==> flow/design.v <==
`timescale 1ns/10ps
module des_core (
    input         clk,           
    input         rst,           
    input         en,            
    input         start,         
    input  [63:0] data_in,       
    input  [63:0] key_in,        
    input         decrypt,       
    output [63:0] data_out,      
    output        done           
);
localparam IDLE    = 2'd0;
localparam COMPUTE = 2'd1;
localparam DONE    = 2'd2;
(* fsm_encoding = "auto" *) reg [1:0] state, state_next;
reg [3:0] round_cnt, round_cnt_next;   
reg [31:0] l_reg, l_reg_next;
reg [31:0] r_reg, r_reg_next;
reg [63:0] output_reg, output_reg_next;
reg done_reg, done_reg_next;
reg [27:0] c_reg, c_reg_next;
reg [27:0] d_reg, d_reg_next;
reg [47:0] current_subkey_reg, current_subkey_next;
reg decrypt_reg, decrypt_reg_next;
function automatic [63:0] initial_permutation;
    input [63:0] data;
    begin
        initial_permutation = {
            data[6], data[14], data[22], data[30], data[38], data[46], data[54], data[62],
            data[4], data[12], data[20], data[28], data[36], data[44], data[52], data[60],
            data[2], data[10], data[18], data[26], data[34], data[42], data[50], data[58],
            data[0], data[8], data[16], data[24], data[32], data[40], data[48], data[56],
            data[7], data[15], data[23], data[31], data[39], data[47], data[55], data[63],
            data[5], data[13], data[21], data[29], data[37], data[45], data[53], data[61],
            data[3], data[11], data[19], data[27], data[35], data[43], data[51], data[59],
            data[1], data[9], data[17], data[25], data[33], data[41], data[49], data[57]
        };
    end
endfunction
function automatic [63:0] final_permutation;
    input [63:0] data;
    begin
        final_permutation = {
            data[24], data[56], data[16], data[48], data[8], data[40], data[0], data[32],
            data[25], data[57], data[17], data[49], data[9], data[41], data[1], data[33],
            data[26], data[58], data[18], data[50], data[10], data[42], data[2], data[34],
            data[27], data[59], data[19], data[51], data[11], data[43], data[3], data[35],
            data[28], data[60], data[20], data[52], data[12], data[44], data[4], data[36],
            data[29], data[61], data[21], data[53], data[13], data[45], data[5], data[37],
            data[30], data[62], data[22], data[54], data[14], data[46], data[6], data[38],
            data[31], data[63], data[23], data[55], data[15], data[47], data[7], data[39]
        };
    end
endfunction
function automatic [55:0] pc1;
    input [63:0] key;
    begin
        pc1 = {
            key[7], key[15], key[23], key[31], key[39], key[47], key[55],
            key[63], key[6], key[14], key[22], key[30], key[38], key[46],
            key[54], key[62], key[5], key[13], key[21], key[29], key[37],
            key[45], key[53], key[61], key[4], key[12], key[20], key[28],
            key[1], key[9], key[17], key[25], key[33], key[41], key[49],
            key[57], key[2], key[10], key[18], key[26], key[34], key[42],
            key[50], key[58], key[3], key[11], key[19], key[27], key[35],
            key[43], key[51], key[59], key[36], key[44], key[52], key[60]
        };
    end
endfunction
function automatic [47:0] pc2;
    input [55:0] key;
    begin
        pc2 = {
            key[42], key[39], key[45], key[32], key[55], key[51],
            key[53], key[28], key[41], key[50], key[35], key[46],
            key[33], key[37], key[44], key[52], key[30], key[48],
            key[40], key[49], key[29], key[36], key[43], key[54],
            key[15], key[4], key[25], key[19], key[9], key[1],
            key[26], key[16], key[5], key[11], key[23], key[8],
            key[12], key[7], key[17], key[0], key[22], key[3],
            key[10], key[14], key[6], key[20], key[27], key[24]
        };
    end
endfunction
function automatic [27:0] rotate_left28;
    input [27:0] value;
    input [1:0] amount;
    begin
        case (amount)
            2'd1: rotate_left28 = {value[26:0], value[27]};
            2'd2: rotate_left28 = {value[25:0], value[27:26]};
            default: rotate_left28 = value;
        endcase
    end
endfunction
function automatic [27:0] rotate_right28;
    input [27:0] value;
    input [1:0] amount;
    begin
        case (amount)
            2'd1: rotate_right28 = {value[0], value[27:1]};
            2'd2: rotate_right28 = {value[1:0], value[27:2]};
            default: rotate_right28 = value;
        endcase
    end
endfunction
function automatic [1:0] shift_amount;
    input [3:0] round_index;
    begin
        case (round_index)
            4'd0,
            4'd1,
            4'd8,
            4'd15: shift_amount = 2'd1;
            default: shift_amount = 2'd2;
        endcase
    end
endfunction
function automatic [55:0] compute_cd_after_16_shifts;
    input [55:0] cd_in;
    reg [27:0] c_tmp;
    reg [27:0] d_tmp;
    integer idx;
    begin
        c_tmp = cd_in[55:28];
        d_tmp = cd_in[27:0];
        for (idx = 0; idx < 16; idx = idx + 1) begin
            c_tmp = rotate_left28(c_tmp, shift_amount(idx[3:0]));
            d_tmp = rotate_left28(d_tmp, shift_amount(idx[3:0]));
        end
        compute_cd_after_16_shifts = {c_tmp, d_tmp};
    end
endfunction
function automatic [47:0] expansion;
    input [31:0] data;
    begin
        expansion = {
            data[0], data[31], data[30], data[29], data[28], data[27],
            data[28], data[27], data[26], data[25], data[24], data[23],
            data[24], data[23], data[22], data[21], data[20], data[19],
            data[20], data[19], data[18], data[17], data[16], data[15],
            data[16], data[15], data[14], data[13], data[12], data[11],
            data[12], data[11], data[10], data[9], data[8], data[7],
            data[8], data[7], data[6], data[5], data[4], data[3],
            data[4], data[3], data[2], data[1], data[0], data[31]
        };
    end
endfunction
function automatic [3:0] sbox1;
    input [5:0] data;
    reg [1:0] row;
    reg [3:0] col;
    begin
        row = {data[5], data[0]};
        col = data[4:1];
        case ({row, col})
            6'h00: sbox1 = 4'hE; 6'h01: sbox1 = 4'h4; 6'h02: sbox1 = 4'hD; 6'h03: sbox1 = 4'h1;
            6'h04: sbox1 = 4'h2; 6'h05: sbox1 = 4'hF; 6'h06: sbox1 = 4'hB; 6'h07: sbox1 = 4'h8;
            6'h08: sbox1 = 4'h3; 6'h09: sbox1 = 4'hA; 6'h0A: sbox1 = 4'h6; 6'h0B: sbox1 = 4'hC;
            6'h0C: sbox1 = 4'h5; 6'h0D: sbox1 = 4'h9; 6'h0E: sbox1 = 4'h0; 6'h0F: sbox1 = 4'h7;
            6'h10: sbox1 = 4'h0; 6'h11: sbox1 = 4'hF; 6'h12: sbox1 = 4'h7; 6'h13: sbox1 = 4'h4;
            6'h14: sbox1 = 4'hE; 6'h15: sbox1 = 4'h2; 6'h16: sbox1 = 4'hD; 6'h17: sbox1 = 4'h1;
            6'h18: sbox1 = 4'hA; 6'h19: sbox1 = 4'h6; 6'h1A: sbox1 = 4'hC; 6'h1B: sbox1 = 4'hB;
            6'h1C: sbox1 = 4'h9; 6'h1D: sbox1 = 4'h5; 6'h1E: sbox1 = 4'h3; 6'h1F: sbox1 = 4'h8;
            6'h20: sbox1 = 4'h4; 6'h21: sbox1 = 4'h1; 6'h22: sbox1 = 4'hE; 6'h23: sbox1 = 4'h8;
            6'h24: sbox1 = 4'hD; 6'h25: sbox1 = 4'h6; 6'h26: sbox1 = 4'h2; 6'h27: sbox1 = 4'hB;
            6'h28: sbox1 = 4'hF; 6'h29: sbox1 = 4'hC; 6'h2A: sbox1 = 4'h9; 6'h2B: sbox1 = 4'h7;
            6'h2C: sbox1 = 4'h3; 6'h2D: sbox1 = 4'hA; 6'h2E: sbox1 = 4'h5; 6'h2F: sbox1 = 4'h0;
            6'h30: sbox1 = 4'hF; 6'h31: sbox1 = 4'hC; 6'h32: sbox1 = 4'h8; 6'h33: sbox1 = 4'h2;
            6'h34: sbox1 = 4'h4; 6'h35: sbox1 = 4'h9; 6'h36: sbox1 = 4'h1; 6'h37: sbox1 = 4'h7;
            6'h38: sbox1 = 4'h5; 6'h39: sbox1 = 4'hB; 6'h3A: sbox1 = 4'h3; 6'h3B: sbox1 = 4'hE;
            6'h3C: sbox1 = 4'hA; 6'h3D: sbox1 = 4'h0; 6'h3E: sbox1 = 4'h6; 6'h3F: sbox1 = 4'hD;
        endcase
    end
endfunction
function automatic [3:0] sbox2;
    input [5:0] data;
    reg [1:0] row;
    reg [3:0] col;
    begin
        row = {data[5], data[0]};
        col = data[4:1];
        case ({row, col})
            6'h00: sbox2 = 4'hF; 6'h01: sbox2 = 4'h1; 6'h02: sbox2 = 4'h8; 6'h03: sbox2 = 4'hE;
            6'h04: sbox2 = 4'h6; 6'h05: sbox2 = 4'hB; 6'h06: sbox2 = 4'h3; 6'h07: sbox2 = 4'h4;
            6'h08: sbox2 = 4'h9; 6'h09: sbox2 = 4'h7; 6'h0A: sbox2 = 4'h2; 6'h0B: sbox2 = 4'hD;
            6'h0C: sbox2 = 4'hC; 6'h0D: sbox2 = 4'h0; 6'h0E: sbox2 = 4'h5; 6'h0F: sbox2 = 4'hA;
            6'h10: sbox2 = 4'h3; 6'h11: sbox2 = 4'hD; 6'h12: sbox2 = 4'h4; 6'h13: sbox2 = 4'h7;
            6'h14: sbox2 = 4'hF; 6'h15: sbox2 = 4'h2; 6'h16: sbox2 = 4'h8; 6'h17: sbox2 = 4'hE;
            6'h18: sbox2 = 4'hC; 6'h19: sbox2 = 4'h0; 6'h1A: sbox2 = 4'h1; 6'h1B: sbox2 = 4'hA;
            6'h1C: sbox2 = 4'h6; 6'h1D: sbox2 = 4'h9; 6'h1E: sbox2 = 4'hB; 6'h1F: sbox2 = 4'h5;
            6'h20: sbox2 = 4'h0; 6'h21: sbox2 = 4'hE; 6'h22: sbox2 = 4'h7; 6'h23: sbox2 = 4'hB;
            6'h24: sbox2 = 4'hA; 6'h25: sbox2 = 4'h4; 6'h26: sbox2 = 4'hD; 6'h27: sbox2 = 4'h1;
            6'h28: sbox2 = 4'h5; 6'h29: sbox2 = 4'h8; 6'h2A: sbox2 = 4'hC; 6'h2B: sbox2 = 4'h6;
            6'h2C: sbox2 = 4'h9; 6'h2D: sbox2 = 4'h3; 6'h2E: sbox2 = 4'h2; 6'h2F: sbox2 = 4'hF;
            6'h30: sbox2 = 4'hD; 6'h31: sbox2 = 4'h8; 6'h32: sbox2 = 4'hA; 6'h33: sbox2 = 4'h1;
            6'h34: sbox2 = 4'h3; 6'h35: sbox2 = 4'hF; 6'h36: sbox2 = 4'h4; 6'h37: sbox2 = 4'h2;
            6'h38: sbox2 = 4'hB; 6'h39: sbox2 = 4'h6; 6'h3A: sbox2 = 4'h7; 6'h3B: sbox2 = 4'hC;
            6'h3C: sbox2 = 4'h0; 6'h3D: sbox2 = 4'h5; 6'h3E: sbox2 = 4'hE; 6'h3F: sbox2 = 4'h9;
        endcase
    end
endfunction
function automatic [3:0] sbox3;
    input [5:0] data;
    reg [1:0] row;
    reg [3:0] col;
    begin
        row = {data[5], data[0]};
        col = data[4:1];
        case ({row, col})
            6'h00: sbox3 = 4'hA; 6'h01: sbox3 = 4'h0; 6'h02: sbox3 = 4'h9; 6'h03: sbox3 = 4'hE;
            6'h04: sbox3 = 4'h6; 6'h05: sbox3 = 4'h3; 6'h06: sbox3 = 4'hF; 6'h07: sbox3 = 4'h5;
            6'h08: sbox3 = 4'h1; 6'h09: sbox3 = 4'hD; 6'h0A: sbox3 = 4'hC; 6'h0B: sbox3 = 4'h7;
            6'h0C: sbox3 = 4'hB; 6'h0D: sbox3 = 4'h4; 6'h0E: sbox3 = 4'h2; 6'h0F: sbox3 = 4'h8;
            6'h10: sbox3 = 4'hD; 6'h11: sbox3 = 4'h7; 6'h12: sbox3 = 4'h0; 6'h13: sbox3 = 4'h9;
            6'h14: sbox3 = 4'h3; 6'h15: sbox3 = 4'h4; 6'h16: sbox3 = 4'h6; 6'h17: sbox3 = 4'hA;
            6'h18: sbox3 = 4'h2; 6'h19: sbox3 = 4'h8; 6'h1A: sbox3 = 4'h5; 6'h1B: sbox3 = 4'hE;
            6'h1C: sbox3 = 4'hC; 6'h1D: sbox3 = 4'hB; 6'h1E: sbox3 = 4'hF; 6'h1F: sbox3 = 4'h1;
            6'h20: sbox3 = 4'hD; 6'h21: sbox3 = 4'h6; 6'h22: sbox3 = 4'h4; 6'h23: sbox3 = 4'h9;
            6'h24: sbox3 = 4'h8; 6'h25: sbox3 = 4'hF; 6'h26: sbox3 = 4'h3; 6'h27: sbox3 = 4'h0;
            6'h28: sbox3 = 4'hB; 6'h29: sbox3 = 4'h1; 6'h2A: sbox3 = 4'h2; 6'h2B: sbox3 = 4'hC;
            6'h2C: sbox3 = 4'h5; 6'h2D: sbox3 = 4'hA; 6'h2E: sbox3 = 4'hE; 6'h2F: sbox3 = 4'h7;
            6'h30: sbox3 = 4'h1; 6'h31: sbox3 = 4'hA; 6'h32: sbox3 = 4'hD; 6'h33: sbox3 = 4'h0;
            6'h34: sbox3 = 4'h6; 6'h35: sbox3 = 4'h9; 6'h36: sbox3 = 4'h8; 6'h37: sbox3 = 4'h7;
            6'h38: sbox3 = 4'h4; 6'h39: sbox3 = 4'hF; 6'h3A: sbox3 = 4'hE; 6'h3B: sbox3 = 4'h3;
            6'h3C: sbox3 = 4'hB; 6'h3D: sbox3 = 4'h5; 6'h3E: sbox3 = 4'h2; 6'h3F: sbox3 = 4'hC;
        endcase
    end
endfunction
function automatic [3:0] sbox4;
    input [5:0] data;
    reg [1:0] row;
    reg [3:0] col;
    begin
        row = {data[5], data[0]};
        col = data[4:1];
        case ({row, col})
            6'h00: sbox4 = 4'h7; 6'h01: sbox4 = 4'hD; 6'h02: sbox4 = 4'hE; 6'h03: sbox4 = 4'h3;
            6'h04: sbox4 = 4'h0; 6'h05: sbox4 = 4'h6; 6'h06: sbox4 = 4'h9; 6'h07: sbox4 = 4'hA;
            6'h08: sbox4 = 4'h1; 6'h09: sbox4 = 4'h2; 6'h0A: sbox4 = 4'h8; 6'h0B: sbox4 = 4'h5;
            6'h0C: sbox4 = 4'hB; 6'h0D: sbox4 = 4'hC; 6'h0E: sbox4 = 4'h4; 6'h0F: sbox4 = 4'hF;
            6'h10: sbox4 = 4'hD; 6'h11: sbox4 = 4'h8; 6'h12: sbox4 = 4'hB; 6'h13: sbox4 = 4'h5;
            6'h14: sbox4 = 4'h6; 6'h15: sbox4 = 4'hF; 6'h16: sbox4 = 4'h0; 6'h17: sbox4 = 4'h3;
            6'h18: sbox4 = 4'h4; 6'h19: sbox4 = 4'h7; 6'h1A: sbox4 = 4'h2; 6'h1B: sbox4 = 4'hC;
            6'h1C: sbox4 = 4'h1; 6'h1D: sbox4 = 4'hA; 6'h1E: sbox4 = 4'hE; 6'h1F: sbox4 = 4'h9;
            6'h20: sbox4 = 4'hA; 6'h21: sbox4 = 4'h6; 6'h22: sbox4 = 4'h9; 6'h23: sbox4 = 4'h0;
            6'h24: sbox4 = 4'hC; 6'h25: sbox4 = 4'hB; 6'h26: sbox4 = 4'h7; 6'h27: sbox4 = 4'hD;
            6'h28: sbox4 = 4'hF; 6'h29: sbox4 = 4'h1; 6'h2A: sbox4 = 4'h3; 6'h2B: sbox4 = 4'hE;
            6'h2C: sbox4 = 4'h5; 6'h2D: sbox4 = 4'h2; 6'h2E: sbox4 = 4'h8; 6'h2F: sbox4 = 4'h4;
            6'h30: sbox4 = 4'h3; 6'h31: sbox4 = 4'hF; 6'h32: sbox4 = 4'h0; 6'h33: sbox4 = 4'h6;
            6'h34: sbox4 = 4'hA; 6'h35: sbox4 = 4'h1; 6'h36: sbox4 = 4'hD; 6'h37: sbox4 = 4'h8;
            6'h38: sbox4 = 4'h9; 6'h39: sbox4 = 4'h4; 6'h3A: sbox4 = 4'h5; 6'h3B: sbox4 = 4'hB;
            6'h3C: sbox4 = 4'hC; 6'h3D: sbox4 = 4'h7; 6'h3E: sbox4 = 4'h2; 6'h3F: sbox4 = 4'hE;
        endcase
    end
endfunction
function automatic [3:0] sbox5;
    input [5:0] data;
    reg [1:0] row;
    reg [3:0] col;
    begin
        row = {data[5], data[0]};
        col = data[4:1];
        case ({row, col})
            6'h00: sbox5 = 4'h2; 6'h01: sbox5 = 4'hC; 6'h02: sbox5 = 4'h4; 6'h03: sbox5 = 4'h1;
            6'h04: sbox5 = 4'h7; 6'h05: sbox5 = 4'hA; 6'h06: sbox5 = 4'hB; 6'h07: sbox5 = 4'h6;
            6'h08: sbox5 = 4'h8; 6'h09: sbox5 = 4'h5; 6'h0A: sbox5 = 4'h3; 6'h0B: sbox5 = 4'hF;
            6'h0C: sbox5 = 4'hD; 6'h0D: sbox5 = 4'h0; 6'h0E: sbox5 = 4'hE; 6'h0F: sbox5 = 4'h9;
            6'h10: sbox5 = 4'hE; 6'h11: sbox5 = 4'hB; 6'h12: sbox5 = 4'h2; 6'h13: sbox5 = 4'hC;
            6'h14: sbox5 = 4'h4; 6'h15: sbox5 = 4'h7; 6'h16: sbox5 = 4'hD; 6'h17: sbox5 = 4'h1;
            6'h18: sbox5 = 4'h5; 6'h19: sbox5 = 4'h0; 6'h1A: sbox5 = 4'hF; 6'h1B: sbox5 = 4'hA;
            6'h1C: sbox5 = 4'h3; 6'h1D: sbox5 = 4'h9; 6'h1E: sbox5 = 4'h8; 6'h1F: sbox5 = 4'h6;
            6'h20: sbox5 = 4'h4; 6'h21: sbox5 = 4'h2; 6'h22: sbox5 = 4'h1; 6'h23: sbox5 = 4'hB;
            6'h24: sbox5 = 4'hA; 6'h25: sbox5 = 4'hD; 6'h26: sbox5 = 4'h7; 6'h27: sbox5 = 4'h8;
            6'h28: sbox5 = 4'hF; 6'h29: sbox5 = 4'h9; 6'h2A: sbox5 = 4'hC; 6'h2B: sbox5 = 4'h5;
            6'h2C: sbox5 = 4'h6; 6'h2D: sbox5 = 4'h3; 6'h2E: sbox5 = 4'h0; 6'h2F: sbox5 = 4'hE;
            6'h30: sbox5 = 4'hB; 6'h31: sbox5 = 4'h8; 6'h32: sbox5 = 4'hC; 6'h33: sbox5 = 4'h7;
            6'h34: sbox5 = 4'h1; 6'h35: sbox5 = 4'hE; 6'h36: sbox5 = 4'h2; 6'h37: sbox5 = 4'hD;
            6'h38: sbox5 = 4'h6; 6'h39: sbox5 = 4'hF; 6'h3A: sbox5 = 4'h0; 6'h3B: sbox5 = 4'h9;
            6'h3C: sbox5 = 4'hA; 6'h3D: sbox5 = 4'h4; 6'h3E: sbox5 = 4'h5; 6'h3F: sbox5 = 4'h3;
        endcase
    end
endfunction
function automatic [3:0] sbox6;
    input [5:0] data;
    reg [1:0] row;
    reg [3:0] col;
    begin
        row = {data[5], data[0]};
        col = data[4:1];
        case ({row, col})
            6'h00: sbox6 = 4'hC; 6'h01: sbox6 = 4'h1; 6'h02: sbox6 = 4'hA; 6'h03: sbox6 = 4'hF;
            6'h04: sbox6 = 4'h9; 6'h05: sbox6 = 4'h2; 6'h06: sbox6 = 4'h6; 6'h07: sbox6 = 4'h8;
            6'h08: sbox6 = 4'h0; 6'h09: sbox6 = 4'hD; 6'h0A: sbox6 = 4'h3; 6'h0B: sbox6 = 4'h4;
            6'h0C: sbox6 = 4'hE; 6'h0D: sbox6 = 4'h7; 6'h0E: sbox6 = 4'h5; 6'h0F: sbox6 = 4'hB;
            6'h10: sbox6 = 4'hA; 6'h11: sbox6 = 4'hF; 6'h12: sbox6 = 4'h4; 6'h13: sbox6 = 4'h2;
            6'h14: sbox6 = 4'h7; 6'h15: sbox6 = 4'hC; 6'h16: sbox6 = 4'h9; 6'h17: sbox6 = 4'h5;
            6'h18: sbox6 = 4'h6; 6'h19: sbox6 = 4'h1; 6'h1A: sbox6 = 4'hD; 6'h1B: sbox6 = 4'hE;
            6'h1C: sbox6 = 4'h0; 6'h1D: sbox6 = 4'hB; 6'h1E: sbox6 = 4'h3; 6'h1F: sbox6 = 4'h8;
            6'h20: sbox6 = 4'h9; 6'h21: sbox6 = 4'hE; 6'h22: sbox6 = 4'hF; 6'h23: sbox6 = 4'h5;
            6'h24: sbox6 = 4'h2; 6'h25: sbox6 = 4'h8; 6'h26: sbox6 = 4'hC; 6'h27: sbox6 = 4'h3;
            6'h28: sbox6 = 4'h7; 6'h29: sbox6 = 4'h0; 6'h2A: sbox6 = 4'h4; 6'h2B: sbox6 = 4'hA;
            6'h2C: sbox6 = 4'h1; 6'h2D: sbox6 = 4'hD; 6'h2E: sbox6 = 4'hB; 6'h2F: sbox6 = 4'h6;
            6'h30: sbox6 = 4'h4; 6'h31: sbox6 = 4'h3; 6'h32: sbox6 = 4'h2; 6'h33: sbox6 = 4'hC;
            6'h34: sbox6 = 4'h9; 6'h35: sbox6 = 4'h5; 6'h36: sbox6 = 4'hF; 6'h37: sbox6 = 4'hA;
            6'h38: sbox6 = 4'hB; 6'h39: sbox6 = 4'hE; 6'h3A: sbox6 = 4'h1; 6'h3B: sbox6 = 4'h7;
            6'h3C: sbox6 = 4'h6; 6'h3D: sbox6 = 4'h0; 6'h3E: sbox6 = 4'h8; 6'h3F: sbox6 = 4'hD;
        endcase
    end
endfunction
function automatic [3:0] sbox7;
    input [5:0] data;
    reg [1:0] row;
    reg [3:0] col;
    begin
        row = {data[5], data[0]};
        col = data[4:1];
        case ({row, col})
            6'h00: sbox7 = 4'h4; 6'h01: sbox7 = 4'hB; 6'h02: sbox7 = 4'h2; 6'h03: sbox7 = 4'hE;
            6'h04: sbox7 = 4'hF; 6'h05: sbox7 = 4'h0; 6'h06: sbox7 = 4'h8; 6'h07: sbox7 = 4'hD;
            6'h08: sbox7 = 4'h3; 6'h09: sbox7 = 4'hC; 6'h0A: sbox7 = 4'h9; 6'h0B: sbox7 = 4'h7;
            6'h0C: sbox7 = 4'h5; 6'h0D: sbox7 = 4'hA; 6'h0E: sbox7 = 4'h6; 6'h0F: sbox7 = 4'h1;
            6'h10: sbox7 = 4'hD; 6'h11: sbox7 = 4'h0; 6'h12: sbox7 = 4'hB; 6'h13: sbox7 = 4'h7;
            6'h14: sbox7 = 4'h4; 6'h15: sbox7 = 4'h9; 6'h16: sbox7 = 4'h1; 6'h17: sbox7 = 4'hA;
            6'h18: sbox7 = 4'hE; 6'h19: sbox7 = 4'h3; 6'h1A: sbox7 = 4'h5; 6'h1B: sbox7 = 4'hC;
            6'h1C: sbox7 = 4'h2; 6'h1D: sbox7 = 4'hF; 6'h1E: sbox7 = 4'h8; 6'h1F: sbox7 = 4'h6;
            6'h20: sbox7 = 4'h1; 6'h21: sbox7 = 4'h4; 6'h22: sbox7 = 4'hB; 6'h23: sbox7 = 4'hD;
            6'h24: sbox7 = 4'hC; 6'h25: sbox7 = 4'h3; 6'h26: sbox7 = 4'h7; 6'h27: sbox7 = 4'hE;
            6'h28: sbox7 = 4'hA; 6'h29: sbox7 = 4'hF; 6'h2A: sbox7 = 4'h6; 6'h2B: sbox7 = 4'h8;
            6'h2C: sbox7 = 4'h0; 6'h2D: sbox7 = 4'h5; 6'h2E: sbox7 = 4'h9; 6'h2F: sbox7 = 4'h2;
            6'h30: sbox7 = 4'h6; 6'h31: sbox7 = 4'hB; 6'h32: sbox7 = 4'hD; 6'h33: sbox7 = 4'h8;
            6'h34: sbox7 = 4'h1; 6'h35: sbox7 = 4'h4; 6'h36: sbox7 = 4'hA; 6'h37: sbox7 = 4'h7;
            6'h38: sbox7 = 4'h9; 6'h39: sbox7 = 4'h5; 6'h3A: sbox7 = 4'h0; 6'h3B: sbox7 = 4'hF;
            6'h3C: sbox7 = 4'hE; 6'h3D: sbox7 = 4'h2; 6'h3E: sbox7 = 4'h3; 6'h3F: sbox7 = 4'hC;
        endcase
    end
endfunction
function automatic [3:0] sbox8;
    input [5:0] data;
    reg [1:0] row;
    reg [3:0] col;
    begin
        row = {data[5], data[0]};
        col = data[4:1];
        case ({row, col})
            6'h00: sbox8 = 4'hD; 6'h01: sbox8 = 4'h2; 6'h02: sbox8 = 4'h8; 6'h03: sbox8 = 4'h4;
            6'h04: sbox8 = 4'h6; 6'h05: sbox8 = 4'hF; 6'h06: sbox8 = 4'hB; 6'h07: sbox8 = 4'h1;
            6'h08: sbox8 = 4'hA; 6'h09: sbox8 = 4'h9; 6'h0A: sbox8 = 4'h3; 6'h0B: sbox8 = 4'hE;
            6'h0C: sbox8 = 4'h5; 6'h0D: sbox8 = 4'h0; 6'h0E: sbox8 = 4'hC; 6'h0F: sbox8 = 4'h7;
            6'h10: sbox8 = 4'h1; 6'h11: sbox8 = 4'hF; 6'h12: sbox8 = 4'hD; 6'h13: sbox8 = 4'h8;
            6'h14: sbox8 = 4'hA; 6'h15: sbox8 = 4'h3; 6'h16: sbox8 = 4'h7; 6'h17: sbox8 = 4'h4;
            6'h18: sbox8 = 4'hC; 6'h19: sbox8 = 4'h5; 6'h1A: sbox8 = 4'h6; 6'h1B: sbox8 = 4'hB;
            6'h1C: sbox8 = 4'h0; 6'h1D: sbox8 = 4'hE; 6'h1E: sbox8 = 4'h9; 6'h1F: sbox8 = 4'h2;
            6'h20: sbox8 = 4'h7; 6'h21: sbox8 = 4'hB; 6'h22: sbox8 = 4'h4; 6'h23: sbox8 = 4'h1;
            6'h24: sbox8 = 4'h9; 6'h25: sbox8 = 4'hC; 6'h26: sbox8 = 4'hE; 6'h27: sbox8 = 4'h2;
            6'h28: sbox8 = 4'h0; 6'h29: sbox8 = 4'h6; 6'h2A: sbox8 = 4'hA; 6'h2B: sbox8 = 4'hD;
            6'h2C: sbox8 = 4'hF; 6'h2D: sbox8 = 4'h3; 6'h2E: sbox8 = 4'h5; 6'h2F: sbox8 = 4'h8;
            6'h30: sbox8 = 4'h2; 6'h31: sbox8 = 4'h1; 6'h32: sbox8 = 4'hE; 6'h33: sbox8 = 4'h7;
            6'h34: sbox8 = 4'h4; 6'h35: sbox8 = 4'hA; 6'h36: sbox8 = 4'h8; 6'h37: sbox8 = 4'hD;
            6'h38: sbox8 = 4'hF; 6'h39: sbox8 = 4'hC; 6'h3A: sbox8 = 4'h9; 6'h3B: sbox8 = 4'h0;
            6'h3C: sbox8 = 4'h3; 6'h3D: sbox8 = 4'h5; 6'h3E: sbox8 = 4'h6; 6'h3F: sbox8 = 4'hB;
        endcase
    end
endfunction
function automatic [31:0] pbox;
    input [31:0] data;
    begin
        pbox = {
            data[16], data[25], data[12], data[11], data[3], data[20], data[4], data[15],
            data[31], data[17], data[9], data[6], data[27], data[14], data[1], data[22],
            data[30], data[24], data[8], data[18], data[0], data[5], data[29], data[23],
            data[13], data[19], data[2], data[26], data[10], data[21], data[28], data[7]
        };
    end
endfunction
function automatic [31:0] f_function;
    input [31:0] r;
    input [47:0] subkey;
    reg [47:0] expanded;
    reg [47:0] xored;
    reg [31:0] sbox_out;
    begin
        expanded = expansion(r);
        xored = expanded ^ subkey;
        sbox_out = {
            sbox1(xored[47:42]),
            sbox2(xored[41:36]),
            sbox3(xored[35:30]),
            sbox4(xored[29:24]),
            sbox5(xored[23:18]),
            sbox6(xored[17:12]),
            sbox7(xored[11:6]),
            sbox8(xored[5:0])
        };
        f_function = pbox(sbox_out);
    end
endfunction
wire [55:0] pc1_key;
wire [55:0] decrypt_cd_seed;
wire [27:0] c_seed_wire;
wire [27:0] d_seed_wire;
assign pc1_key = pc1(key_in);
assign decrypt_cd_seed = compute_cd_after_16_shifts(pc1_key);
assign c_seed_wire = pc1_key[55:28];
assign d_seed_wire = pc1_key[27:0];
wire [63:0] ip_data;
wire [31:0] f_out;
assign ip_data = initial_permutation(data_in);
assign f_out = f_function(r_reg, current_subkey_reg);
always @(*) begin
    state_next = state;
    round_cnt_next = round_cnt;
    l_reg_next = l_reg;
    r_reg_next = r_reg;
    output_reg_next = output_reg;
    done_reg_next = 1'b0;
    c_reg_next = c_reg;
    d_reg_next = d_reg;
    current_subkey_next = current_subkey_reg;
    decrypt_reg_next = decrypt_reg;
    case (state)
        IDLE: begin
            if (start) begin
                decrypt_reg_next = decrypt;
                l_reg_next = ip_data[63:32];
                r_reg_next = ip_data[31:0];
                round_cnt_next = 4'd0;
                if (decrypt) begin
                    c_reg_next = decrypt_cd_seed[55:28];
                    d_reg_next = decrypt_cd_seed[27:0];
                end else begin
                    c_reg_next = rotate_left28(c_seed_wire, shift_amount(4'd0));
                    d_reg_next = rotate_left28(d_seed_wire, shift_amount(4'd0));
                end
                current_subkey_next = pc2({c_reg_next, d_reg_next});
                state_next = COMPUTE;
            end
        end
        COMPUTE: begin
            if (round_cnt < 4'd15) begin
                l_reg_next = r_reg;
                r_reg_next = l_reg ^ f_out;
                round_cnt_next = round_cnt + 4'd1;
                if (!decrypt_reg) begin
                    c_reg_next = rotate_left28(c_reg, shift_amount(round_cnt + 4'd1));
                    d_reg_next = rotate_left28(d_reg, shift_amount(round_cnt + 4'd1));
                end else begin
                    c_reg_next = rotate_right28(c_reg, shift_amount(4'd15 - round_cnt));
                    d_reg_next = rotate_right28(d_reg, shift_amount(4'd15 - round_cnt));
                end
                current_subkey_next = pc2({c_reg_next, d_reg_next});
            end else begin
                l_reg_next = r_reg;
                r_reg_next = l_reg ^ f_out;
                state_next = DONE;
            end
        end
        DONE: begin
            output_reg_next = final_permutation({r_reg, l_reg});
            done_reg_next = 1'b1;
            if (start) begin
                decrypt_reg_next = decrypt;
                l_reg_next = ip_data[63:32];
                r_reg_next = ip_data[31:0];
                round_cnt_next = 4'd0;
                if (decrypt) begin
                    c_reg_next = decrypt_cd_seed[55:28];
                    d_reg_next = decrypt_cd_seed[27:0];
                end else begin
                    c_reg_next = rotate_left28(c_seed_wire, shift_amount(4'd0));
                    d_reg_next = rotate_left28(d_seed_wire, shift_amount(4'd0));
                end
                current_subkey_next = pc2({c_reg_next, d_reg_next});
                state_next = COMPUTE;
            end else begin
                state_next = IDLE;
            end
        end
        default: state_next = IDLE;
    endcase
end
always @(posedge clk or posedge rst) begin
    if (rst) begin
        state <= IDLE;
        round_cnt <= 4'd0;
        l_reg <= 32'd0;
        r_reg <= 32'd0;
        output_reg <= 64'd0;
        done_reg <= 1'b0;
        c_reg <= 28'd0;
        d_reg <= 28'd0;
        current_subkey_reg <= 48'd0;
        decrypt_reg <= 1'b0;
    end else if (en) begin
        state <= state_next;
        round_cnt <= round_cnt_next;
        l_reg <= l_reg_next;
        r_reg <= r_reg_next;
        output_reg <= output_reg_next;
        done_reg <= done_reg_next;
        c_reg <= c_reg_next;
        d_reg <= d_reg_next;
        current_subkey_reg <= current_subkey_next;
        decrypt_reg <= decrypt_reg_next;
    end
end
assign data_out = output_reg;
assign done = done_reg;
endmodule
`timescale 1ns/10ps
module crc_sort_core(
    input wire clk,
    input wire rst,
    input wire en,
    input wire start,
    input wire [127:0] data_in,
    input wire [2:0] fn_sel,
    output reg [127:0] data_out,
    output reg done
);
localparam CRC_GEN = 3'b011;
localparam SORT    = 3'b100;
wire sort_start;
wire sort_en;
wire [127:0] sort_data_out;
wire sort_done;
wire crc_start;
wire crc_en;
wire [127:0] crc_data_out;
wire crc_done;
assign sort_start = (fn_sel == SORT) ? start : 1'b0;
assign crc_start  = (fn_sel == CRC_GEN) ? start : 1'b0;
assign sort_en = (fn_sel == SORT) && en;
assign crc_en  = (fn_sel == CRC_GEN) && en;
sort_core sort_inst (
    .clk(clk),
    .rst(rst),
    .en(sort_en),
    .start(sort_start),
    .data_in(data_in),
    .data_out(sort_data_out),
    .done(sort_done)
);
crc_core crc_inst (
    .clk(clk),
    .rst(rst),
    .en(crc_en),
    .start(crc_start),
    .data_in(data_in),
    .data_out(crc_data_out),
    .done(crc_done)
);
always @(*) begin
    case (fn_sel)
        SORT: begin
            data_out = sort_data_out;
            done = sort_done;
        end
        CRC_GEN: begin
            data_out = crc_data_out;
            done = crc_done;
        end
        default: begin
            data_out = 128'd0;
            done = 1'b0;
        end
    endcase
end
endmodule
module crc_core(
    input wire clk,
    input wire rst,
    input wire en,
    input wire start,
    input wire [127:0] data_in,
    output reg [127:0] data_out,
    output reg done
);
localparam [2:0] CRC_POLY = 3'b101;   
function automatic [2:0] crc_update_byte;
    input [2:0] crc_in;
    input [7:0] data_byte;
    integer idx;
    reg [2:0] crc_tmp;
    begin
        crc_tmp = crc_in;
        for (idx = 0; idx < 8; idx = idx + 1) begin
            if (crc_tmp[2] ^ data_byte[7 - idx]) begin
                crc_tmp = {crc_tmp[1:0], 1'b0} ^ CRC_POLY;
            end else begin
                crc_tmp = {crc_tmp[1:0], 1'b0};
            end
        end
        crc_update_byte = crc_tmp;
    end
endfunction
localparam IDLE = 2'd0;
localparam COMPUTE = 2'd1;
localparam DONE = 2'd2;
(* fsm_encoding = "auto" *) reg [1:0] state, state_next;
reg [2:0] crc_reg, crc_reg_next;
reg [4:0] byte_cnt, byte_cnt_next;
reg [127:0] data_reg, data_reg_next;
wire [7:0] current_byte;
assign current_byte = data_reg[127:120];
always @(*) begin
    state_next = state;
    crc_reg_next = crc_reg;
    byte_cnt_next = byte_cnt;
    data_reg_next = data_reg;
    done = 1'b0;
    case (state)
        IDLE: begin
            if (start) begin
                state_next = COMPUTE;
                crc_reg_next = 3'b000;  
                byte_cnt_next = 5'd0;
                data_reg_next = data_in;
            end
        end
        COMPUTE: begin
            if (byte_cnt < 5'd16) begin
                crc_reg_next = crc_update_byte(crc_reg, current_byte);
                data_reg_next = {data_reg[119:0], 8'd0};
                byte_cnt_next = byte_cnt + 5'd1;
            end else begin
                state_next = DONE;
            end
        end
        DONE: begin
            done = 1'b1;
            state_next = IDLE;
        end
        default: begin
            state_next = IDLE;
        end
    endcase
end
always @(*) begin
    data_out = {125'd0, crc_reg};
end
always @(posedge clk or posedge rst) begin
    if (rst) begin
        state <= IDLE;
        crc_reg <= 3'b000;
        byte_cnt <= 5'd0;
        data_reg <= 128'd0;
    end else if (en) begin
        state <= state_next;
        crc_reg <= crc_reg_next;
        byte_cnt <= byte_cnt_next;
        data_reg <= data_reg_next;
    end
end
endmodule
module sort_core(
    input wire clk,
    input wire rst,
    input wire en,
    input wire start,
    input wire [127:0] data_in,
    output reg [127:0] data_out,
    output reg done
);
localparam IDLE = 2'd0;
localparam SORT = 2'd1;
localparam DONE = 2'd2;
(* fsm_encoding = "auto" *) reg [1:0] state, state_next;
reg [4:0] cycle_cnt, cycle_cnt_next;
reg [7:0] sort_array [0:15];
reg [7:0] sort_array_next [0:15];
integer i;
always @(*) begin
    state_next = state;
    cycle_cnt_next = cycle_cnt;
    done = 1'b0;
    for (i = 0; i < 16; i = i + 1) begin
        sort_array_next[i] = sort_array[i];
    end
    case (state)
        IDLE: begin
            if (start) begin
                state_next = SORT;
                cycle_cnt_next = 5'd0;
                sort_array_next[0]  = data_in[7:0];
                sort_array_next[1]  = data_in[15:8];
                sort_array_next[2]  = data_in[23:16];
                sort_array_next[3]  = data_in[31:24];
                sort_array_next[4]  = data_in[39:32];
                sort_array_next[5]  = data_in[47:40];
                sort_array_next[6]  = data_in[55:48];
                sort_array_next[7]  = data_in[63:56];
                sort_array_next[8]  = data_in[71:64];
                sort_array_next[9]  = data_in[79:72];
                sort_array_next[10] = data_in[87:80];
                sort_array_next[11] = data_in[95:88];
                sort_array_next[12] = data_in[103:96];
                sort_array_next[13] = data_in[111:104];
                sort_array_next[14] = data_in[119:112];
                sort_array_next[15] = data_in[127:120];
            end
        end
        SORT: begin
            case (cycle_cnt)
                5'd0, 5'd2, 5'd4, 5'd6, 5'd8, 5'd10, 5'd12, 5'd14, 5'd16: begin
                    if (sort_array[0] < sort_array[1]) begin
                        sort_array_next[0] = sort_array[1];
                        sort_array_next[1] = sort_array[0];
                    end else begin
                        sort_array_next[0] = sort_array[0];
                        sort_array_next[1] = sort_array[1];
                    end
                    if (sort_array[2] < sort_array[3]) begin
                        sort_array_next[2] = sort_array[3];
                        sort_array_next[3] = sort_array[2];
                    end else begin
                        sort_array_next[2] = sort_array[2];
                        sort_array_next[3] = sort_array[3];
                    end
                    if (sort_array[4] < sort_array[5]) begin
                        sort_array_next[4] = sort_array[5];
                        sort_array_next[5] = sort_array[4];
                    end else begin
                        sort_array_next[4] = sort_array[4];
                        sort_array_next[5] = sort_array[5];
                    end
                    if (sort_array[6] < sort_array[7]) begin
                        sort_array_next[6] = sort_array[7];
                        sort_array_next[7] = sort_array[6];
                    end else begin
                        sort_array_next[6] = sort_array[6];
                        sort_array_next[7] = sort_array[7];
                    end
                    if (sort_array[8] < sort_array[9]) begin
                        sort_array_next[8] = sort_array[9];
                        sort_array_next[9] = sort_array[8];
                    end else begin
                        sort_array_next[8] = sort_array[8];
                        sort_array_next[9] = sort_array[9];
                    end
                    if (sort_array[10] < sort_array[11]) begin
                        sort_array_next[10] = sort_array[11];
                        sort_array_next[11] = sort_array[10];
                    end else begin
                        sort_array_next[10] = sort_array[10];
                        sort_array_next[11] = sort_array[11];
                    end
                    if (sort_array[12] < sort_array[13]) begin
                        sort_array_next[12] = sort_array[13];
                        sort_array_next[13] = sort_array[12];
                    end else begin
                        sort_array_next[12] = sort_array[12];
                        sort_array_next[13] = sort_array[13];
                    end
                    if (sort_array[14] < sort_array[15]) begin
                        sort_array_next[14] = sort_array[15];
                        sort_array_next[15] = sort_array[14];
                    end else begin
                        sort_array_next[14] = sort_array[14];
                        sort_array_next[15] = sort_array[15];
                    end
                    cycle_cnt_next = cycle_cnt + 1;
                    if (cycle_cnt == 5'd16) begin
                        state_next = DONE;
                    end
                end
                5'd1, 5'd3, 5'd5, 5'd7, 5'd9, 5'd11, 5'd13, 5'd15: begin
                    if (sort_array[1] < sort_array[2]) begin
                        sort_array_next[1] = sort_array[2];
                        sort_array_next[2] = sort_array[1];
                    end else begin
                        sort_array_next[1] = sort_array[1];
                        sort_array_next[2] = sort_array[2];
                    end
                    if (sort_array[3] < sort_array[4]) begin
                        sort_array_next[3] = sort_array[4];
                        sort_array_next[4] = sort_array[3];
                    end else begin
                        sort_array_next[3] = sort_array[3];
                        sort_array_next[4] = sort_array[4];
                    end
                    if (sort_array[5] < sort_array[6]) begin
                        sort_array_next[5] = sort_array[6];
                        sort_array_next[6] = sort_array[5];
                    end else begin
                        sort_array_next[5] = sort_array[5];
                        sort_array_next[6] = sort_array[6];
                    end
                    if (sort_array[7] < sort_array[8]) begin
                        sort_array_next[7] = sort_array[8];
                        sort_array_next[8] = sort_array[7];
                    end else begin
                        sort_array_next[7] = sort_array[7];
                        sort_array_next[8] = sort_array[8];
                    end
                    if (sort_array[9] < sort_array[10]) begin
                        sort_array_next[9] = sort_array[10];
                        sort_array_next[10] = sort_array[9];
                    end else begin
                        sort_array_next[9] = sort_array[9];
                        sort_array_next[10] = sort_array[10];
                    end
                    if (sort_array[11] < sort_array[12]) begin
                        sort_array_next[11] = sort_array[12];
                        sort_array_next[12] = sort_array[11];
                    end else begin
                        sort_array_next[11] = sort_array[11];
                        sort_array_next[12] = sort_array[12];
                    end
                    if (sort_array[13] < sort_array[14]) begin
                        sort_array_next[13] = sort_array[14];
                        sort_array_next[14] = sort_array[13];
                    end else begin
                        sort_array_next[13] = sort_array[13];
                        sort_array_next[14] = sort_array[14];
                    end
                    cycle_cnt_next = cycle_cnt + 1;
                end
                default: begin
                    state_next = DONE;
                end
            endcase
        end
        DONE: begin
            done = 1'b1;
            state_next = IDLE;
        end
        default: begin
            state_next = IDLE;
        end
    endcase
end
always @(*) begin
    data_out = {sort_array[0],  sort_array[1],  sort_array[2],  sort_array[3],
                sort_array[4],  sort_array[5],  sort_array[6],  sort_array[7],
                sort_array[8],  sort_array[9],  sort_array[10], sort_array[11],
                sort_array[12], sort_array[13], sort_array[14], sort_array[15]};
end
always @(posedge clk or posedge rst) begin
    if (rst) begin
        state <= IDLE;
        cycle_cnt <= 5'd0;
        for (i = 0; i < 16; i = i + 1) begin
            sort_array[i] <= 8'd0;
        end
    end else if (en) begin
        state <= state_next;
        cycle_cnt <= cycle_cnt_next;
        for (i = 0; i < 16; i = i + 1) begin
            sort_array[i] <= sort_array_next[i];
        end
    end
end
endmodule
`timescale 1ns/10ps
module IOTDF( clk, rst, in_en, iot_in, fn_sel, busy, valid, iot_out);
input          clk;
input          rst;
input          in_en;
input  [7:0]   iot_in;
input  [2:0]   fn_sel;
output         busy;
output         valid;
output [127:0] iot_out;
localparam DES_ENCRYPT = 3'b001;
localparam DES_DECRYPT = 3'b010;
localparam CRC_GEN     = 3'b011;
localparam SORT        = 3'b100;
localparam IDLE    = 2'd0;
localparam LOAD    = 2'd1;
(* fsm_encoding = "auto" *) reg [1:0]   current_state, next_state;
reg [3:0]   load_cnt, load_cnt_next;
reg         load_sel, load_sel_next;
reg [127:0] data_buf0, data_buf0_next;
reg [127:0] data_buf1, data_buf1_next;
reg [1:0]   buffer_full, buffer_full_next;
reg         compute_sel, compute_sel_next;
reg         compute_active, compute_active_next;
reg         busy_reg, busy_reg_next;
reg [127:0] result_reg, result_reg_next;
reg         valid_reg, valid_reg_next;
reg         des_start_reg, des_start_reg_next;
reg         crc_sort_start_reg, crc_sort_start_reg_next;
reg         des_en_reg, des_en_reg_next;
reg         crc_sort_en_reg, crc_sort_en_reg_next;
(* synopsys_clock_gating = "true" *) wire enable;
function automatic [127:0] write_byte;
    input [127:0] word_in;
    input [3:0]  byte_idx;
    input [7:0]  byte_value;
    begin
        write_byte = word_in;
        case (byte_idx)
            4'd0:  write_byte[7:0]       = byte_value;
            4'd1:  write_byte[15:8]      = byte_value;
            4'd2:  write_byte[23:16]     = byte_value;
            4'd3:  write_byte[31:24]     = byte_value;
            4'd4:  write_byte[39:32]     = byte_value;
            4'd5:  write_byte[47:40]     = byte_value;
            4'd6:  write_byte[55:48]     = byte_value;
            4'd7:  write_byte[63:56]     = byte_value;
            4'd8:  write_byte[71:64]     = byte_value;
            4'd9:  write_byte[79:72]     = byte_value;
            4'd10: write_byte[87:80]     = byte_value;
            4'd11: write_byte[95:88]     = byte_value;
            4'd12: write_byte[103:96]    = byte_value;
            4'd13: write_byte[111:104]   = byte_value;
            4'd14: write_byte[119:112]   = byte_value;
            4'd15: write_byte[127:120]   = byte_value;
            default: write_byte = word_in;
        endcase
    end
endfunction
wire [127:0] compute_data;
wire [63:0]  des_data_in;
wire [63:0]  des_key_in;
wire         des_decrypt;
wire [63:0]  des_data_out;
wire         des_done;
wire         mode_is_des;
wire         mode_is_crc_sort;
assign compute_data   = (compute_sel == 1'b0) ? data_buf0 : data_buf1;
assign mode_is_des    = (fn_sel == DES_ENCRYPT) || (fn_sel == DES_DECRYPT);
assign mode_is_crc_sort = (fn_sel == CRC_GEN) || (fn_sel == SORT);
assign des_decrypt    = (fn_sel == DES_DECRYPT);
assign des_data_in    = mode_is_des ? compute_data[63:0] : 64'd0;
assign des_key_in     = mode_is_des ? compute_data[127:64] : 64'd0;
des_core des_inst (
    .clk(clk),
    .rst(rst),
    .en(des_en_reg),
    .start(des_start_reg),
    .data_in(des_data_in),
    .key_in(des_key_in),
    .decrypt(des_decrypt),
    .data_out(des_data_out),
    .done(des_done)
);
wire [127:0] crc_sort_data_in;
wire [127:0] crc_sort_data_out;
wire         crc_sort_done;
assign crc_sort_data_in = mode_is_crc_sort ? compute_data : 128'd0;
crc_sort_core crc_sort_inst (
    .clk(clk),
    .rst(rst),
    .en(crc_sort_en_reg),
    .start(crc_sort_start_reg),
    .data_in(crc_sort_data_in),
    .fn_sel(fn_sel),
    .data_out(crc_sort_data_out),
    .done(crc_sort_done)
);
assign busy    = busy_reg;
assign valid   = valid_reg;
assign iot_out = result_reg;
always @(*) begin
    load_cnt_next = load_cnt;
    load_sel_next = load_sel;
    data_buf0_next = data_buf0;
    data_buf1_next = data_buf1;
    buffer_full_next = buffer_full;
    compute_sel_next = compute_sel;
    compute_active_next = compute_active;
    result_reg_next = result_reg;
    valid_reg_next = 1'b0;
    busy_reg_next = busy_reg;
    des_start_reg_next = 1'b0;
    crc_sort_start_reg_next = 1'b0;
    next_state = current_state;
    des_en_reg_next = des_en_reg;
    crc_sort_en_reg_next = crc_sort_en_reg;
    case (current_state)
        IDLE: begin
            if (in_en) begin
                if (!buffer_full[0]) begin
                    load_sel_next = 1'b0;
                    load_cnt_next = 4'd1;
                    data_buf0_next = write_byte(128'd0, 4'd0, iot_in);
                    next_state = LOAD;
                    busy_reg_next = 1'b0;
                end else if (!buffer_full[1]) begin
                    load_sel_next = 1'b1;
                    load_cnt_next = 4'd1;
                    data_buf1_next = write_byte(128'd0, 4'd0, iot_in);
                    next_state = LOAD;
                    busy_reg_next = 1'b0;
                end else begin
                    next_state = IDLE;
                    busy_reg_next = 1'b1;
                end
            end else begin
                next_state = IDLE;
            end
        end
        LOAD: begin
            if (in_en) begin
                next_state = LOAD;
                if (load_sel == 1'b0) begin
                    data_buf0_next = write_byte(data_buf0, load_cnt, iot_in);
                    if (load_cnt == 4'd15) begin
                        load_cnt_next = 4'd0;
                        buffer_full_next[0] = 1'b1;
                        next_state = IDLE;
                        if (buffer_full[1])
                            busy_reg_next = 1'b1;
                    end else begin
                        load_cnt_next = load_cnt + 4'd1;
                        if ((load_cnt == 4'd14) && buffer_full[1])
                            busy_reg_next = 1'b1;
                    end
                end else begin
                    data_buf1_next = write_byte(data_buf1, load_cnt, iot_in);
                    if (load_cnt == 4'd15) begin
                        load_cnt_next = 4'd0;
                        buffer_full_next[1] = 1'b1;
                        next_state = IDLE;
                        if (buffer_full[0])
                            busy_reg_next = 1'b1;
                    end else begin
                        load_cnt_next = load_cnt + 4'd1;
                        if ((load_cnt == 4'd14) && buffer_full[0])
                            busy_reg_next = 1'b1;
                    end
                end
            end else begin
                next_state = LOAD;
            end
        end
        default: begin
            next_state = IDLE;
        end
    endcase
    if (compute_active) begin
        if (mode_is_des) begin
            if (des_done) begin
                result_reg_next = {compute_data[127:64], des_data_out};
                valid_reg_next = 1'b1;
                buffer_full_next[compute_sel] = 1'b0;
                compute_active_next = 1'b0;
                busy_reg_next = 1'b0;
            end
        end else if (mode_is_crc_sort) begin
            if (crc_sort_done) begin
                result_reg_next = crc_sort_data_out;
                valid_reg_next = 1'b1;
                buffer_full_next[compute_sel] = 1'b0;
                compute_active_next = 1'b0;
                busy_reg_next = 1'b0;
            end
        end else begin
            if (des_done || crc_sort_done) begin
                buffer_full_next[compute_sel] = 1'b0;
                compute_active_next = 1'b0;
                busy_reg_next = 1'b0;
            end
        end
    end
    if (!compute_active_next) begin
        if (buffer_full_next[0] || buffer_full_next[1]) begin
            compute_sel_next = buffer_full_next[0] ? 1'b0 : 1'b1;
            compute_active_next = 1'b1;
            if (mode_is_des) begin
                des_start_reg_next = 1'b1;
            end else if (mode_is_crc_sort) begin
                crc_sort_start_reg_next = 1'b1;
            end
        end
    end
    des_en_reg_next = compute_active_next && mode_is_des;
    crc_sort_en_reg_next = compute_active_next && mode_is_crc_sort;
end
assign enable = in_en |
                      compute_active |
                      compute_active_next |
                      valid_reg |
                      valid_reg_next |
                      busy_reg |
                      busy_reg_next;
always @(posedge clk or posedge rst) begin
    if (rst) begin
        load_cnt            <= 4'd0;
        load_sel            <= 1'b0;
        data_buf0           <= 128'd0;
        data_buf1           <= 128'd0;
        buffer_full         <= 2'b00;
        compute_sel         <= 1'b0;
        compute_active      <= 1'b0;
        result_reg          <= 128'd0;
        valid_reg           <= 1'b0;
        busy_reg            <= 1'b0;
        des_start_reg       <= 1'b0;
        crc_sort_start_reg  <= 1'b0;
        des_en_reg          <= 1'b0;
        crc_sort_en_reg     <= 1'b0;
        current_state       <= IDLE;
    end else if (enable) begin
        load_cnt            <= load_cnt_next;
        load_sel            <= load_sel_next;
        data_buf0           <= data_buf0_next;
        data_buf1           <= data_buf1_next;
        buffer_full         <= buffer_full_next;
        compute_sel         <= compute_sel_next;
        compute_active      <= compute_active_next;
        result_reg          <= result_reg_next;
        valid_reg           <= valid_reg_next;
        busy_reg            <= busy_reg_next;
        des_start_reg       <= des_start_reg_next;
        crc_sort_start_reg  <= crc_sort_start_reg_next;
        des_en_reg          <= des_en_reg_next;
        crc_sort_en_reg     <= crc_sort_en_reg_next;
        current_state       <= next_state;
    end
end
endmodule
# Reports on IOTDF

Each step is given for the RTL above and for the edited RTL.
Lines under "original" count in the file above, lines under "edited" in the edited file.
"change" is "edited" less "original", of the values as shown; "rel. change" is that difference over "original", in percent.
Operators: Yosys type, input widths -> output width; for muxes data width and select width s.
Library cell names are shortened.
A cell with -- has no value.

Top module: IOTDF
Clock port: clk
Standard-cell library: sky130hd
Timing corner: tt_025C_1v80

# Edit of the RTL

The edit as a unified diff against the file above.
This change comes from a script, not from a designer. The edited design behaves differently; no optimisation was intended.

```diff
@@ -16,5 +16,5 @@
 (* fsm_encoding = "auto" *) reg [1:0] state, state_next;
 reg [3:0] round_cnt, round_cnt_next;   
-reg [31:0] l_reg, l_reg_next;
+reg [15:0] l_reg, l_reg_next;
 reg [31:0] r_reg, r_reg_next;
 reg [63:0] output_reg, output_reg_next;
```

# Elaborated design

Counts by Yosys on the flattened word-level netlist (proc, flatten, opt, wreduce). Print and check cells are left out. Cells with the same type and inputs are merged into one.
Yosys's memory passes give these memory sizes; they may raise the number of words (mostly to a power of two), join words into wider ones and drop unused or constant bits.

Cells by class:

| element                          | original | edited | change | rel. change (%) |
| equal/unequal tests              | 110      | 110    | 0      | 0.00 |
| shifts and indexed selects       | 2        | 2      | 0      | 0.00 |
| $add $sub $neg                   | 6        | 6      | 0      | 0.00 |
| bitwise logic cells              | 28       | 28     | 0      | 0.00 |
| reductions and logical operators | 108      | 108    | 0      | 0.00 |
| magnitude comparators            | 17       | 17     | 0      | 0.00 |
| muxes and demuxes                | 262      | 262    | 0      | 0.00 |

Operators with widths:

| cell           | original | edited | change | rel. change (%) |
| $mux 32        | 2        | 1      | -1     | -50.00 |
| $pmux 32 s2    | 2        | 1      | -1     | -50.00 |
| $xor 32x32->32 | 1        | 0      | -1     | -100.00 |
| $mux 16        | 0        | 1      | +1     | -- |
| $pmux 16 s2    | 0        | 1      | +1     | -- |
| $xor 16x32->32 | 0        | 1      | +1     | -- |

Operator kinds equal on both sides are left out: 74.

Bit counts:

| element                     | original | edited | change | rel. change (%) |
| ROM bits                    | 2,048    | 2,048  | 0      | 0.00 |
| flip-flop bits (word level) | 914      | 882    | -32    | -3.50 |
| input bits                  | 14       | 14     | 0      | 0.00 |
| output and inout bits       | 130      | 130    | 0      | 0.00 |
| memories kept               | 8        | 8      | 0      | 0.00 |
| word-level cells            | 620      | 620    | 0      | 0.00 |

Memory list:

| element                                      | original                                                                     | edited |
| shape (words x width / read and write ports) | 64x4 r1 w0; 64x4 r1 w0; 64x4 r1 w0; 64x4 r1 w0; 64x4 r1 w0; 64x4 r1 w0; (+2) | 64x4 r1 w0; 64x4 r1 w0; 64x4 r1 w0; 64x4 r1 w0; 64x4 r1 w0; 64x4 r1 w0; (+2) |

The mark (+n) counts cells that are not listed.

# Logic depth

Yosys ltp: most cells in a row. Word level: on the elaborated netlist, between registers, memories and ports. Mapped: between sequential cells and ports; inverters and the memories' decode and read muxes count.

Logic depth:

| element                      | original | edited | change | rel. change (%) |
| depth after elaboration      | 32       | 32     | 0      | 0.00 |
| ABC_AREA                     | 0        | 0      | --     | -- |
| depth in mapped cells        | 12       | 12     | 0      | 0.00 |
| depth with buffers taken out | 11       | 11     | 0      | 0.00 |

# Synthesis result

The flow's flattened synthesis, as Yosys stat reports it; memories are mapped. The netlist is that of the ABC_AREA named above (0 if unset); the other value can give another one.

Cells by type:

| cell     | original | edited | change | rel. change (%) |
| o21ai_0  | 788      | 552    | -236   | -29.95 |
| o21ai_1  | 13       | 248    | +235   | +1,807.69 |
| a221o_1  | 104      | 2      | -102   | -98.08 |
| a22oi_1  | 71       | 10     | -61    | -85.92 |
| a21oi_1  | 416      | 471    | +55    | +13.22 |
| nor3_1   | 170      | 220    | +50    | +29.41 |
| a221oi_1 | 2        | 50     | +48    | +2,400.00 |
| mux2_2   | 110      | 71     | -39    | -35.45 |
| nand2_1  | 944      | 980    | +36    | +3.81 |
| clkbuf_1 | 366      | 332    | -34    | -9.29 |
| dfrtp_1  | 865      | 833    | -32    | -3.70 |
| mux2i_1  | 246      | 274    | +28    | +11.38 |
| nor2_1   | 303      | 328    | +25    | +8.25 |
| mux2_1   | 0        | 25     | +25    | -- |
| buf_4    | 2        | 23     | +21    | +1,050.00 |
| xor2_1   | 72       | 52     | -20    | -27.78 |
| o211ai_1 | 43       | 60     | +17    | +39.53 |
| or3_1    | 22       | 6      | -16    | -72.73 |

Cell types equal on both sides are left out: 15.
The list need not be complete.

Synthesis totals:

| element                            | original | edited   | change | rel. change (%) |
| sequential part of the area (um^2) | 21,750.9 | 20,950.1 | -800.8 | -3.68 |
| buffers                            | 456      | 453      | -3     | -0.66 |
| cell area after synthesis (um^2)   | 49,397.4 | 48,420.2 | -977.2 | -1.98 |
| standard cells after synthesis     | 5,594    | 5,610    | +16    | +0.29 |
| mapped flip-flops                  | 869      | 837      | -32    | -3.68 |

The figures by module come from a second, unflattened synthesis with its own total; it is not the netlist above.

Second synthesis, totals:

| element                                        | original | edited   | change   | rel. change (%) |
| cells (unflattened synthesis)                  | 5,754    | 5,527    | -227     | -3.95 |
| area total of the unflattened synthesis (um^2) | 55,470.7 | 53,263.6 | -2,207.1 | -3.98 |

Rows give one instance, submodules left out.

Modules, original:

| module        | seq. area (um^2) | area (um^2) | cells | times used |
| IOTDF         | 10,035.9         | 19,671.4    | 1,656 | 1 |
| des_core      | 4,830.9          | 16,668.5    | 1,994 | 1 |
| sort_core     | 3,404.5          | 10,450.0    | 1,216 | 1 |
| crc_core      | 3,479.6          | 7,333.3     | 724   | 1 |
| crc_sort_core | 0.0              | 1,347.5     | 164   | 1 |

Modules, edited:

| module        | seq. area (um^2) | area (um^2) | cells | times used |
| IOTDF         | 10,035.9         | 19,671.4    | 1,656 | 1 |
| des_core      | 4,030.1          | 14,461.4    | 1,767 | 1 |
| sort_core     | 3,404.5          | 10,450.0    | 1,216 | 1 |
| crc_core      | 3,479.6          | 7,333.3     | 724   | 1 |
| crc_sort_core | 0.0              | 1,347.5     | 164   | 1 |

# Path before layout

OpenSTA on the mapped netlist: ideal clock, no wires. The path of least setup slack (recovery checks aside). Input and output delay are each 20% of the period. Register names are those of the netlist, which keeps one name where synthesis merged equal registers.

Path after synthesis:

| element                           | original                                           | edited                                            | change | rel. change (%) |
| kind                              | input to register                                  | input to register                                 | --     | -- |
| from                              | input port fn_sel[0]                               | input port fn_sel[0]                              | --     | -- |
| to                                | register crc_sort_inst.sort_inst.sort_array[12][0] | register crc_sort_inst.sort_inst.sort_array[1][0] | --     | -- |
| setup slack (ns)                  | 2.051                                              | 2.150                                             | +0.099 | -- |
| external input delay (ns)         | 1.000                                              | 1.000                                             | 0.000  | 0.00 |
| buffers on the path               | 1                                                  | 2                                                 | +1     | +100.00 |
| launch time at the first pin (ns) | 1.000                                              | 1.000                                             | 0.000  | 0.00 |
| driving pins on the path          | 8                                                  | 9                                                 | +1     | +12.50 |
| clock period (ns)                 | 5.0                                                | 5.0                                               | 0.0    | 0.00 |
| arrival (ns)                      | 2.825                                              | 2.725                                             | -0.100 | -3.54 |
| data required time (ns)           | 4.875                                              | 4.875                                             | 0.000  | 0.00 |
| delay of the path (ns)            | 1.950                                              | 1.850                                             | -0.100 | -5.13 |
| library setup time (ns)           | 0.125                                              | 0.125                                             | 0.000  | -- |
| synthesis period reached (ns)     | 2.949                                              | 2.85                                              | -0.099 | -3.36 |

"delay of the path" = arrival - input delay + setup time.
"driving pins on the path": output pins that drive a net of the path, with the launching flip-flop's if there is one; two outputs of one cell count as two.
"synthesis period reached" = period - worst setup slack (recovery checks aside). The figure is calculated, with input and output delays left at 20% of the set period.
Between the ends stands the longest chain of elaborated cells between them, by number of cells; it is not shown to be the way that was timed. Of several equally long chains one is given.
A line is the first line of the expression or statement that the cell stems from. Yosys adds cells for indexed reads and writes and turns some case tables into memories.

Between the ends, after synthesis, original:
Cell sequence: nand2b_1 > nor2_2 > nand3_1 > a31oi_2 > o21ai_1 > nor2b_1 > buf_2 > mux2_2
Cells in the longest elaborated chain: 5
Elaborated cells on any way between the ends: 10
Those cells by class: 3 x eq/ne; 4 x mux; 3 x reduce/logical

Ends and longest elaborated chain, after synthesis, original:

| element          | line | RTL |
| from (decl)      | 862  | `input  [2:0]   fn_sel;` |
| $eq 3x2->1       | 925  | `assign mode_is_crc_sort = (fn_sel == CRC_GEN) \|\| (fn_sel == SORT);` |
| $logic_or 1x1->1 | 925  |  |
| $mux 128         | 943  | `assign crc_sort_data_in = mode_is_crc_sort ? compute_data : 128'd0;` |
| $mux 8           | 683  | `if (start) begin` |
| $pmux 8 s2       | 681  | `case (state)` |
| to (assign)      | 845  | `sort_array[i] <= 8'd0;` |
| to (assign)      | 851  | `sort_array[i] <= sort_array_next[i];` |
| to (decl)        | 671  | `reg [7:0] sort_array [0:15];` |

Between the ends, after synthesis, edited:
Cell sequence: buf_2 > nor2_1 > and2_1 > buf_4 > nand2_2 > nor2_8 > o221ai_2 > a41oi_4 > mux2_2
Cells in the longest elaborated chain: 5
Elaborated cells on any way between the ends: 10
Those cells by class: 3 x eq/ne; 4 x mux; 3 x reduce/logical

Ends and longest elaborated chain, after synthesis, edited:

| element          | line | RTL |
| from (decl)      | 862  | `input  [2:0]   fn_sel;` |
| $eq 3x2->1       | 925  | `assign mode_is_crc_sort = (fn_sel == CRC_GEN) \|\| (fn_sel == SORT);` |
| $logic_or 1x1->1 | 925  |  |
| $mux 128         | 943  | `assign crc_sort_data_in = mode_is_crc_sort ? compute_data : 128'd0;` |
| $mux 8           | 683  | `if (start) begin` |
| $pmux 8 s2       | 681  | `case (state)` |
| to (assign)      | 845  | `sort_array[i] <= 8'd0;` |
| to (assign)      | 851  | `sort_array[i] <= sort_array_next[i];` |
| to (decl)        | 671  | `reg [7:0] sort_array [0:15];` |

# Path in the finished layout

From the final timing report of each run of pair A: the path of least setup slack in the routed layout; clock arrival at registers is part of the times.

Path post-layout:

| element                           | original                                 | edited                                   | change | rel. change (%) |
| kind                              | register to register                     | register to register                     | --     | -- |
| from                              | register des_inst.current_subkey_reg[44] | register des_inst.current_subkey_reg[13] | --     | -- |
| to                                | register des_inst.r_reg[9]               | register des_inst.r_reg[13]              | --     | -- |
| library setup time (ns)           | 0.12                                     | 0.16                                     | +0.04  | -- |
| buffers on the path               | 1                                        | 1                                        | 0      | 0.00 |
| arrival (ns)                      | 3.75                                     | 3.70                                     | -0.05  | -1.33 |
| clock period (ns)                 | 3.74                                     | 3.74                                     | 0.00   | 0.00 |
| driving pins on the path          | 11                                       | 11                                       | 0      | 0.00 |
| launch time at the first pin (ns) | 0.68                                     | 0.69                                     | +0.01  | +1.47 |
| data required time (ns)           | 4.30                                     | 4.27                                     | -0.03  | -0.70 |
| setup slack (ns)                  | 0.55                                     | 0.57                                     | +0.02  | -- |

Between the ends stands the longest chain of elaborated cells between them, by number of cells; it is not shown to be the way that was timed. Of several equally long chains one is given.
A memory read counts as a cell of the chain, while the word-level depth stops at memories.

Between the ends, post-layout, original:
Cell sequence: dfrtp_1 > xor2_1 > inv_1 > mux2i_1 > nor2_1 > a2111oi_0 > a21oi_1 > o21ai_0 > buf_4 > xor2_1 > o21ai_0
Cells in the longest elaborated chain: 4
Elaborated cells on any way between the ends: 4
Those cells by class: 1 x mux; 2 x logic; 1 x memory

Ends and longest elaborated chain, post-layout, original:

| element        | line | RTL |
| from (decl)    | 24   | `reg [47:0] current_subkey_reg, current_subkey_next;` |
| from (assign)  | 493  | `current_subkey_reg <= 48'd0;` |
| from (assign)  | 504  | `current_subkey_reg <= current_subkey_next;` |
| $xor 48x48->48 | 385  | `xored = expanded ^ subkey;` |
| $mem_v2 64x4   | 157  | `case ({row, col})` |
| $xor 32x32->32 | 443  | `r_reg_next = l_reg ^ f_out;` |
| $pmux 32 s2    | 422  | `case (state)` |
| to (assign)    | 488  | `r_reg <= 32'd0;` |
| to (assign)    | 499  | `r_reg <= r_reg_next;` |
| to (decl)      | 19   | `reg [31:0] r_reg, r_reg_next;` |

Between the ends, post-layout, edited:
Cell sequence: dfrtp_1 > xnor2_1 > inv_1 > ha_1 > buf_4 > nor2_1 > a21oi_1 > mux4_2 > a21oi_1 > xor2_1 > a21oi_1
Cells in the longest elaborated chain: 4
Elaborated cells on any way between the ends: 4
Those cells by class: 1 x mux; 2 x logic; 1 x memory

Ends and longest elaborated chain, post-layout, edited:

| element        | line | RTL |
| from (decl)    | 24   | `reg [47:0] current_subkey_reg, current_subkey_next;` |
| from (assign)  | 493  | `current_subkey_reg <= 48'd0;` |
| from (assign)  | 504  | `current_subkey_reg <= current_subkey_next;` |
| $xor 48x48->48 | 385  | `xored = expanded ^ subkey;` |
| $mem_v2 64x4   | 292  | `case ({row, col})` |
| $xor 16x32->32 | 443  | `r_reg_next = l_reg ^ f_out;` |
| $pmux 32 s2    | 422  | `case (state)` |
| to (assign)    | 488  | `r_reg <= 32'd0;` |
| to (assign)    | 499  | `r_reg <= r_reg_next;` |
| to (decl)      | 19   | `reg [31:0] r_reg, r_reg_next;` |

# Flow runs

Runs of the flow (Yosys, OpenROAD) on both versions; the two runs of a pair have the same settings. The constraints put input and output delay at 20% of the set period each and load the outputs with 0.01 pF.

Flow settings, pair A:
period_ns: 3.74
CAP_MARGIN: 20
CORE_MARGIN: 2
CORE_UTILIZATION: 40
SLEW_MARGIN: 20

Final reports, pair A:

| element                                | original  | edited    | change   | rel. change (%) |
| synthesized cell area (um^2)           | 49,397.4  | 48,420.2  | -977.2   | -1.98 |
| reached clock period (ns)              | 3.193     | 3.171     | -0.022   | -0.69 |
| standard-cell area after layout (um^2) | 56,651.8  | 55,936.1  | -715.7   | -1.26 |
| utilization after layout               | 0.464     | 0.466     | +0.002   | -- |
| total power after layout (mW)          | 31.839    | 19.128    | -12.711  | -39.92 |
| post-route worst hold slack (ns)       | 0.474     | 0.470     | -0.004   | -- |
| worst setup slack after layout (ns)    | 0.547     | 0.569     | +0.022   | -- |
| setup TNS (ns)                         | 0.000     | 0.000     | 0.000    | -- |
| die outline area (um^2)                | 126,320.0 | 123,851.0 | -2,469.0 | -1.95 |

"reached clock period": clock period set for the run, less the worst setup slack. It is reckoned from that one timing run; input and output delays stay at 20% of the period that was set.
"total power after layout": no workload was simulated; the value follows from the tool's default switching activity.
